==> flow/design.v <==
module PE(
    rst_n,
    in_valid,
    clk,
    up_in,
    left_in,
    right_out,
    down_out,
    result_out
);
input clk;
input rst_n;
input [7:0] up_in, left_in;
input in_valid;
output reg [7:0] right_out, down_out;
output reg [31:0] result_out;
always @(posedge clk or negedge rst_n) begin
    if(!rst_n) begin
        result_out <= 0;
        right_out <= 0;
        down_out <= 0;
    end
    else if(in_valid) begin
        result_out <= 0;
        right_out <= 0;
        down_out <= 0;
    end
    else begin
        result_out <= result_out + up_in * left_in;
        right_out <= left_in;
        down_out <= up_in;
    end
end
endmodule
module buffer (
    input clk,
    input rst_n,
    input in_valid,
    input [31:0] data_in,
    output reg [31:0] data_out
);
reg [7:0] r1_temp1;
reg [7:0] r2_temp1, r2_temp2;
reg [7:0] r3_temp1, r3_temp2, r3_temp3;
always @(posedge clk or negedge rst_n) begin
    if (!rst_n) begin
        data_out <= 32'b0;
        r1_temp1 <= 8'b0;
        r2_temp1 <= 8'b0;
        r2_temp2 <= 8'b0;
        r3_temp1 <= 8'b0;
        r3_temp2 <= 8'b0;
        r3_temp3 <= 8'b0;
    end 
    else if(in_valid) begin
        data_out <= 32'b0;
        r1_temp1 <= 8'b0;
        r2_temp1 <= 8'b0;
        r2_temp2 <= 8'b0;
        r3_temp1 <= 8'b0;
        r3_temp2 <= 8'b0;
        r3_temp3 <= 8'b0;
    end
    else begin
        r1_temp1 <= data_in[23:16];
        r2_temp1 <= r2_temp2;
        r2_temp2 <= data_in[15:8];
        r3_temp1 <= r3_temp2;
        r3_temp2 <= r3_temp3;
        r3_temp3 <= data_in[7:0];
        data_out <= {data_in[31:24], r1_temp1, r2_temp1, r3_temp1};
    end
end 
endmodule
module systolic_array(
    rst_n,
    in_valid,
    clk,
    in_a,
    in_b,
    out_c_r1,
    out_c_r2,
    out_c_r3,
    out_c_r4
);
input rst_n;
input in_valid;
input clk;
input [31:0] in_a;
input [31:0] in_b;
output [127:0] out_c_r1; 
output [127:0] out_c_r2;
output [127:0] out_c_r3;
output [127:0] out_c_r4;
wire [7:0] vertical_wire[4:0][3:0]; 
wire [7:0] horizontal_wire[3:0][4:0];  
wire [31:0] c_wire[3:0][3:0]; 
assign vertical_wire[0][0] = in_b[31:24];  
assign vertical_wire[0][1] = in_b[23:16];  
assign vertical_wire[0][2] = in_b[15:8];  
assign vertical_wire[0][3] = in_b[7:0];   
assign horizontal_wire[0][0] = in_a[31:24];  
assign horizontal_wire[1][0] = in_a[23:16];  
assign horizontal_wire[2][0] = in_a[15:8];   
assign horizontal_wire[3][0] = in_a[7:0];    
genvar i,j;
generate
    for(i=0;i<4;i=i+1) begin:ROW
        for(j=0;j<4;j=j+1) begin:COL
            PE pe(
                .rst_n(rst_n),
                .in_valid(in_valid),
                .clk(clk),
                .up_in(vertical_wire[i][j]),
                .left_in(horizontal_wire[i][j]),
                .right_out(horizontal_wire[i][j+1]),
                .down_out(vertical_wire[i+1][j]),
                .result_out(c_wire[i][j])
            );
        end
    end
endgenerate
assign out_c_r1 = {c_wire[0][0], c_wire[0][1], c_wire[0][2], c_wire[0][3]};
assign out_c_r2 = {c_wire[1][0], c_wire[1][1], c_wire[1][2], c_wire[1][3]};
assign out_c_r3 = {c_wire[2][0], c_wire[2][1], c_wire[2][2], c_wire[2][3]};
assign out_c_r4 = {c_wire[3][0], c_wire[3][1], c_wire[3][2], c_wire[3][3]};
endmodule
module TPU(
    clk,
    rst_n,
    in_valid,
    K,
    M,
    N,
    busy,
    A_wr_en,
    A_index,
    A_data_in,
    A_data_out,
    B_wr_en,
    B_index,
    B_data_in,
    B_data_out,
    C_wr_en,
    C_index,
    C_data_in,
    C_data_out
);
input clk;
input rst_n;
input            in_valid;
input [7:0]      K;
input [7:0]      M;
input [7:0]      N;
output reg       busy;
output reg          A_wr_en;
output reg [15:0]   A_index;
output     [31:0]   A_data_in;
input  [31:0]       A_data_out;
output reg          B_wr_en;
output reg [15:0]   B_index;
output     [31:0]   B_data_in;
input  [31:0]       B_data_out;
output reg          C_wr_en;
output reg [15:0]   C_index;
output reg [127:0]  C_data_in;
input  [127:0]      C_data_out;
assign A_data_in = 32'd0;
assign B_data_in = 32'd0;
reg [31:0] A_buffer_in, B_buffer_in;
reg [31:0] A_buffer_out, B_buffer_out;
wire [127:0] c_out[3:0];
buffer weight_buffer_A (
    .clk(clk),
    .rst_n(rst_n),
    .in_valid(in_valid),
    .data_in(A_buffer_in),
    .data_out(A_buffer_out)
);
buffer input_buffer_B (
    .clk(clk),
    .rst_n(rst_n),
    .in_valid(in_valid),
    .data_in(B_buffer_in),
    .data_out(B_buffer_out)
);
reg sa_valid;
systolic_array SA (
    .rst_n(rst_n),
    .in_valid(sa_valid),
    .clk(clk),
    .in_a(A_buffer_out),
    .in_b(B_buffer_out),
    .out_c_r1(c_out[0]),
    .out_c_r2(c_out[1]),
    .out_c_r3(c_out[2]),
    .out_c_r4(c_out[3])
);
reg [7:0] M_reg, N_reg, K_reg;
reg [7:0] tile_m, tile_n, tile_k;
reg [7:0] max_tile_m, max_tile_n, max_tile_k;
wire [127:0] c_row0 = c_out[0];
wire [127:0] c_row1 = c_out[1];
wire [127:0] c_row2 = c_out[2];
wire [127:0] c_row3 = c_out[3];
integer i, j;
localparam IDLE = 3'd0;
localparam LOAD = 3'd1;
localparam CALC = 3'd2;
localparam WRITEBACK = 3'd3;
localparam DONE = 3'd4;
reg [3:0] state, next_state;
reg [7:0] load_cnt, calc_cnt, wb_cnt;
reg [15:0] A_addr, B_addr, C_addr;
always @(*) begin
    if(tile_k == max_tile_k - 1) begin
        if(tile_k * 4 + load_cnt > K_reg) begin
            A_addr = (((tile_m * K_reg) + K_reg)) ;
            B_addr = (((tile_n * K_reg) + K_reg));
        end
        else begin
            A_addr = (((tile_m * K_reg) + (tile_k * 4))) + load_cnt;
            B_addr = (((tile_n * K_reg) + (tile_k * 4))) + load_cnt;
        end
    end
    else begin
        A_addr = (((tile_m * K_reg) + (tile_k * 4))) + load_cnt;
        B_addr = (((tile_n * K_reg) + (tile_k * 4))) + load_cnt;
    end
    C_addr = ((tile_n * M_reg) + (tile_m * 4)) + wb_cnt;
end
reg [15:0] next_tile_m, next_tile_n;
always @(*) begin
    if(tile_n < max_tile_n - 1) begin
        next_tile_n = tile_n + 1;
        next_tile_m = tile_m;
    end
    else begin
        next_tile_n = 0;
        if(tile_m < max_tile_m - 1) begin
            next_tile_m = tile_m + 1;
        end
        else begin
            next_tile_m = 0;
        end
    end
end
always @(posedge clk or negedge rst_n) begin
    if(!rst_n) begin
        M_reg <= 0;
        N_reg <= 0;
        K_reg <= 0;
        max_tile_m <= 0;
        max_tile_n <= 0; 
        max_tile_k <= 0;
        tile_k <= 0;
    end
    else if(in_valid) begin
        M_reg <= M;
        N_reg <= N;
        K_reg <= K;
        max_tile_m <= (M + 3) >> 2;  
        max_tile_n <= (N + 3) >> 2; 
        max_tile_k <= (K + 3) >> 2; 
        tile_k <= 0;
    end
end
always @(*) begin
    case(state)
        IDLE: begin
            if(in_valid)
                next_state = LOAD;
            else
                next_state = IDLE;
        end
        LOAD: begin
            if(load_cnt > K_reg || tile_k * 4 + load_cnt > K_reg) 
                next_state = CALC;
            else
                next_state = LOAD;
        end
        CALC: begin
            if(calc_cnt == 7)
                next_state = WRITEBACK;    
            else
                next_state = CALC;
        end
        WRITEBACK: begin
            if(wb_cnt > 3 || tile_m * 4 + wb_cnt >= M_reg) begin
                if(tile_n < max_tile_n - 1 || tile_m < max_tile_m - 1)
                    next_state = LOAD;
                else
                    next_state = DONE;
            end
            else
                next_state = WRITEBACK;
        end
        DONE: begin
            next_state = IDLE;
        end
        default: next_state = IDLE;
    endcase
end
always @(posedge clk or negedge rst_n) begin
    if(!rst_n) begin
        busy <= 0;
        A_wr_en <= 0;
        B_wr_en <= 0;
        C_wr_en <= 0;
        A_index <= 0;
        B_index <= 0;
        C_index <= 0;
        load_cnt <= 0;
        calc_cnt <= 0;
        wb_cnt <= 0;
        sa_valid <= 0;
        tile_m <= 0;
        tile_n <= 0;
        state <= IDLE;
    end
    else begin
        state <= next_state;
        case(state)
            IDLE: begin
                if(in_valid) begin
                    busy <= 1;
                    load_cnt <= 0;
                    calc_cnt <= 0;
                    wb_cnt <= 0;
                    sa_valid <= 1;
                end
                else begin
                    busy <= 0;
                end
                A_buffer_in <= 0;
                B_buffer_in <= 0;
                C_wr_en <= 0;
            end
            LOAD: begin
                A_index <= A_addr;
                B_index <= B_addr;
                sa_valid <= 0;
                if(tile_k * 4 + load_cnt > K_reg) begin
                    A_buffer_in <= 0; 
                    B_buffer_in <= 0;
                end
                else if(load_cnt == 0) begin
                    A_buffer_in <= 0; 
                    B_buffer_in <= 0;
                end
                else begin
                    A_buffer_in <= A_data_out;
                    B_buffer_in <= B_data_out;
                end
                if(load_cnt > K_reg) begin
                    load_cnt <= 0;
                end
                else begin
                    load_cnt <= load_cnt + 1;
                end
            end
            CALC: begin
                A_buffer_in <= 0;
                B_buffer_in <= 0;
                if(calc_cnt == 7) begin
                    calc_cnt <= 0;
                end
                else begin
                    calc_cnt <= calc_cnt + 1;
                end
            end
            WRITEBACK: begin
                if(wb_cnt <= 3 && tile_m * 4 + wb_cnt < M_reg) begin
                    C_wr_en <= 1;
                    C_index <= C_addr;
                    C_data_in <= c_out[wb_cnt];
                    wb_cnt <= wb_cnt + 1;
                end
                else begin
                    C_wr_en <= 0;
                    sa_valid <= 1;
                    tile_m <= next_tile_m;
                    tile_n <= next_tile_n;
                    wb_cnt <= 0;
                end
            end
            DONE: begin
                busy <= 0;
                C_wr_en <= 0;
            end
        endcase
        if(in_valid) begin
            tile_m <= 0;
            tile_n <= 0;
        end
    end
end
endmodule
# Reports on TPU
# The steps from the RTL of TPU to its reports follow in flow order.
# Lines are those of the file above, counted from 1.
# Cell names lack the library's common part.
setup:
  top_module: "TPU"
  clock_port: "clk"
  library: "sky130hd"
  lib_corner: "tt_025C_1v80"

# After elaboration
# Yosys after proc, flatten, opt, wreduce and memory -nomap, before mapping. Print and check cells are not counted.
classes:
  add_sub_neg: 34
  n_mul: 21
  cmp: 8
  eq_ne: 12
  n_mux: 94
  reduce_logical: 27
ops:
  columns: ["cell", "count"]
  rows:
  - ["multiplier 8 x 8 -> 16 bit", 21]
  - ["two-way mux 32 bit", 22]
  - ["adder 32 x 16 -> 32 bit", 16]
  - ["case mux 128 bit (select 4 bit)", 1]
  - ["two-way mux 8 bit", 49]
  - ["case mux 32 bit (select 2 bit)", 2]
  - ["adder 16 x 8 -> 16 bit", 5]
  - ["less-than comparator 8 x 32 -> 1 bit", 2]
  - ["two-way mux 16 bit", 4]
  - ["case mux 8 bit (select 2 bit)", 3]
  - ["adder 8 x 1 -> 8 bit (second input constant)", 5]
  - ["greater-or-equal comparator 32 x 8 -> 1 bit", 1]
  - ["zero test 32 bit", 1]
  - ["subtractor 8 x 1 -> 9 bit (second input constant)", 3]
  - ["adder 8 x 2 -> 9 bit (second input constant)", 3]
  - ["adder 16 x 10 -> 16 bit", 1]
  - ["greater-than comparator 8 bit", 2]
  - ["nonzero test 2 bit", 7]
  - ["AND reduction 2 bit", 6]
  - ["case mux 3 bit (select 4 bit)", 1]
  - ["adder 10 x 8 -> 11 bit", 1]
  - ["less-than comparator 11 x 8 -> 1 bit", 1]
  - ["AND reduction 3 bit", 3]
  - ["!= test 2 bit (second input constant)", 4]
  - ["greater-than comparator 8 x 2 -> 1 bit (second input constant)", 1]
  - ["less-or-equal comparator 8 x 2 -> 1 bit (second input constant)", 1]
  - ["equality test 8 x 3 -> 1 bit (second input constant)", 1]
  - ["zero test 8 bit", 1]
# Other operator kinds: 16; their cells: 28.
bits:
  register_bits: 1190
  in_bits: 219
  out_inout_bits: 244
  wordCells: 270

# Logic depth
# Depth = most cells in a row (Yosys ltp): at word level without a register or memory, in the mapped netlist without a sequential cell, where the memories' decode and read muxes count.
logic_depth:
  depth_word: 7
  ABC_AREA: 1
  depth_mapped: 24

# Synthesis result
# Source: synth_stat.txt of the flow (Yosys; design flattened, memories mapped). It holds for the ABC_AREA given above (unset counts as 0); a run with the other value may have another netlist.
# Totals and module areas in this step are rounded.
mapped:
  cell_count: 13495
  synth_area_um2: 106000
  sequential_area_um2: 30700
  ffs: 1189
  n_buf: 569
types:
  columns: ["cell", "count"]
  rows:
  - ["dfrtp_1", 996]
  - ["fa_1", 986]
  - ["inv_1", 3608]
  - ["ha_1", 851]
  - ["nand2_1", 2639]
  - ["edfxtp_1", 192]
  - ["nor2_1", 1231]
  - ["a21oi_1", 668]
  - ["nand3_1", 411]
  - ["o21ai_0", 326]
  - ["clkbuf_1", 417]
  - ["xnor2_1", 86]
  - ["o21ai_1", 123]
  - ["xor2_1", 68]
  - ["a211oi_1", 79]
  - ["o22ai_1", 94]
  - ["nand4_1", 90]
  - ["buf_4", 70]
# Not listed: further types 41, cells in them 560.

# Timing after synthesis
# Path of least setup slack by OpenSTA after synthesis, without wires, with an ideal clock, recovery checks aside; 20% of the period is set as input and as output delay. Where synthesis merged equal registers, the netlist keeps one of their names.
synth_path:
  path_kind: "register -> register"
  start: "register tile_m[0]"
  end: "register C_data_in[0]"
  clock_period_ns: 6.5
  setup_time_ns: 0.619
  t_first_pin_ns: 0.000
  t_arrival_ns: 7.878
  required_ns: 5.881
  setup_slack_ns: -1.996
  path_delay_ns: 8.497
  driving_pins: 15
  n_path_buf: 1
  period_less_setup_slack_ns: 8.496
# "path_delay_ns" = arrival - input delay + setup time.
# "driving_pins" counts driving pins, that of a launching flip-flop among them; a cell with two outputs on the path counts twice.
# "period_less_setup_slack_ns" = period - worst setup slack (recovery checks aside). The figure is calculated, with input and output delays left at 20% of the set period.
# The rows between start and end are the longest chain of elaborated cells between them; the timing report does not say that the signal goes this way. Where chains are equally long, one stands for them.
# Each line given opens the expression or statement behind the cell; cells for indexed reads and writes are added by Yosys, which also makes memories of some case tables.
# At most two assigning lines are given for a register; there are more.
synth_via:
  cell_sequence: "dfrtp_1 -> ha_1 -> fa_1 -> nand3_1 -> nand3_1 -> xor2_1 -> ha_1 -> nand2_1 -> inv_1 -> a21oi_1 -> nand3_1 -> nand2_1 -> nand4_4 -> buf_6 -> nor2_1"
  elab_chain_len: 4
synth_rtl:
  columns: ["element", "line", "text"]
  rows:
  - ["start, declared", 200, "reg [7:0] tile_m, tile_n, tile_k;"]
  - ["start, assigned", 317, "tile_m <= 0;"]
  - ["start, assigned", 382, "tile_m <= next_tile_m;"]
  - ["adder 10 x 8 -> 11 bit", 373, "if(wb_cnt <= 3 && tile_m * 4 + wb_cnt < M_reg) begin"]
  - ["less-than comparator 11 x 8 -> 1 bit", 373, null]
  - ["logical AND 1 bit", 373, null]
  - ["AND reduction 3 bit", null, null]
  - ["end, assigned", 376, "C_data_in <= c_out[wb_cnt];"]
  - ["end, declared", 166, "output reg [127:0]  C_data_in;"]

# Worst path after layout
# From the final timing report of run 1: the path of least setup slack in the routed layout; clock arrival at registers is part of the times.
layout_path:
  path_kind: "register -> register"
  start: "register tile_n[6]"
  end: "register B_index[11]"
  clock_period_ns: 6.5
  setup_time_ns: 0.05
  t_first_pin_ns: 0.81
  t_arrival_ns: 5.54
  required_ns: 7.24
  setup_slack_ns: 1.70
  driving_pins: 19
  n_path_buf: 1
# The rows between start and end are the longest chain of elaborated cells between them; the timing report does not say that the signal goes this way. Where chains are equally long, one stands for them.
# At most two assigning lines are given for a register; there are more.
layout_via:
  cell_sequence: "dfrtp_1 -> buf_4 -> nand2_1 -> fa_1 -> inv_1 -> fa_1 -> inv_1 -> fa_1 -> fa_1 -> inv_1 -> ha_1 -> a21oi_1 -> nand2_1 -> nand2_1 -> o211ai_1 -> or2_2 -> nand3_1 -> nand3_1 -> nand2_1"
  elab_chain_len: 4
layout_rtl:
  columns: ["element", "line", "text"]
  rows:
  - ["start, declared", 200, "reg [7:0] tile_m, tile_n, tile_k;"]
  - ["start, assigned", 318, "tile_n <= 0;"]
  - ["start, assigned", 383, "tile_n <= next_tile_n;"]
  - ["multiplier 8 x 8 -> 16 bit", 223, "B_addr = (((tile_n * K_reg) + (tile_k * 4))) + load_cnt;"]
  - ["adder 16 x 8 -> 16 bit", 223, null]
  - ["two-way mux 16 bit", 217, "if(tile_k * 4 + load_cnt > K_reg) begin"]
  - ["two-way mux 16 bit", 216, "if(tile_k == max_tile_k - 1) begin"]
  - ["end, assigned", 311, "B_index <= 0;"]
  - ["end, assigned", 341, "B_index <= B_addr;"]
  - ["end, declared", 161, "output reg [15:0]   B_index;"]

# Settings and measured results of 4 stored flow runs for module TPU (sky130hd), not sorted in any way. The constraints put input and output delay at 20% of the set period each and load the outputs with 0.01 pF.
# "achieved_period_ns" is the run's clock period less its worst setup slack. It is reckoned from that one timing run; input and output delays stay at 20% of the period that was set.
# "worst_path_allowed_less_slack_ns": the worst setup path's part of the clock period (all of it between registers, 20% less for each end at a port) less its slack. A launch clock that arrives late makes it longer, a capture clock that arrives late makes it shorter.
# "total_power_uw" rests on the timing tool's default activity at the inputs, not on a simulated workload.
# The results are shown rounded.
runs:
  - name: "run 1"
    settings:
      ABC_AREA: 1
      CELL_PAD_IN_SITES_GLOBAL_PLACEMENT: 3
      CORE_ASPECT_RATIO: 1.38
      CORE_MARGIN: 3
      CTS_CLUSTER_DIAMETER: 109
      CTS_CLUSTER_SIZE: 48
      MAX_ROUTING_LAYER: "met4"
      SETUP_SLACK_MARGIN: 1.47
      period_ns: 6.5
      CAP_MARGIN: 20
      CORE_UTILIZATION: 40
      SLEW_MARGIN: 20
    results:
      yosys_chip_area_um2: 106000
      total_die_area_um2: 271000
      finalCellArea_um2: 114000
      post_route_util_frac: 0.433
      setup_ws_ns: 1.70
      timing.setup.tns_ns: 0.000
      total_power_uw: 27900
      achieved_period_ns: 4.796
      worst_path_allowed_less_slack_ns: 4.80
      worst_setup_path_type: "register -> register"
  - name: "run 2"
    settings:
      ABC_AREA: 0
      CAP_MARGIN: 5
      CELL_PAD_IN_SITES_DETAIL_PLACEMENT: 0
      CORE_ASPECT_RATIO: 1.44
      CORE_UTILIZATION: 46
      CTS_CLUSTER_DIAMETER: 113
      GPL_TIMING_DRIVEN: 1
      HOLD_SLACK_MARGIN: 0.08
      MAX_ROUTING_LAYER: "met5"
      PLACE_DENSITY_LB_ADDON: 0.04
      period_ns: 4.74
      CORE_MARGIN: 2
      SLEW_MARGIN: 20
    results:
      yosys_chip_area_um2: 99000
      total_die_area_um2: 219000
      finalCellArea_um2: 124000
      post_route_util_frac: 0.578
      setup_ws_ns: -0.219
      timing.setup.tns_ns: -2.78
      total_power_uw: 44200
      achieved_period_ns: 4.959
      worst_path_allowed_less_slack_ns: 4.96
      worst_setup_path_type: "register -> register"
  - name: "run 3"
    settings:
      ABC_AREA: 0
      CAP_MARGIN: 25
      CELL_PAD_IN_SITES_DETAIL_PLACEMENT: 1
      CELL_PAD_IN_SITES_GLOBAL_PLACEMENT: 2
      CORE_ASPECT_RATIO: 0.77
      CORE_UTILIZATION: 20
      GPL_ROUTABILITY_DRIVEN: 0
      GPL_TIMING_DRIVEN: 0
      MAX_ROUTING_LAYER: "met5"
      MIN_ROUTING_LAYER: "met2"
      PLACE_DENSITY_LB_ADDON: 0.14
      SETUP_SLACK_MARGIN: 1.29
      SLEW_MARGIN: 25
      TNS_END_PERCENT: 30
      period_ns: 5.36
      CORE_MARGIN: 2
    results:
      yosys_chip_area_um2: 99000
      total_die_area_um2: 501000
      finalCellArea_um2: 126000
      post_route_util_frac: 0.255
      setup_ws_ns: -0.116
      timing.setup.tns_ns: -0.151
      total_power_uw: 42000
      achieved_period_ns: 5.476
      worst_path_allowed_less_slack_ns: 5.48
      worst_setup_path_type: "register -> register"
  - name: "run 4"
    settings:
      ABC_AREA: 1
      CELL_PAD_IN_SITES_GLOBAL_PLACEMENT: 3
      CORE_ASPECT_RATIO: 1.11
      CORE_MARGIN: 3
      CTS_CLUSTER_DIAMETER: 187
      CTS_CLUSTER_SIZE: 48
      HOLD_SLACK_MARGIN: -0.03
      MAX_ROUTING_LAYER: "met5"
      PLACE_DENSITY_LB_ADDON: 0.25
      SETUP_SLACK_MARGIN: 0.7
      TNS_END_PERCENT: 10
      period_ns: 6.5
      CAP_MARGIN: 20
      CORE_UTILIZATION: 40
      SLEW_MARGIN: 20
    results:
      yosys_chip_area_um2: 106000
      total_die_area_um2: 271000
      finalCellArea_um2: 113000
      post_route_util_frac: 0.429
      setup_ws_ns: 1.33
      timing.setup.tns_ns: 0.000
      total_power_uw: 26400
      achieved_period_ns: 5.168
      worst_path_allowed_less_slack_ns: 5.17
      worst_setup_path_type: "register -> register"
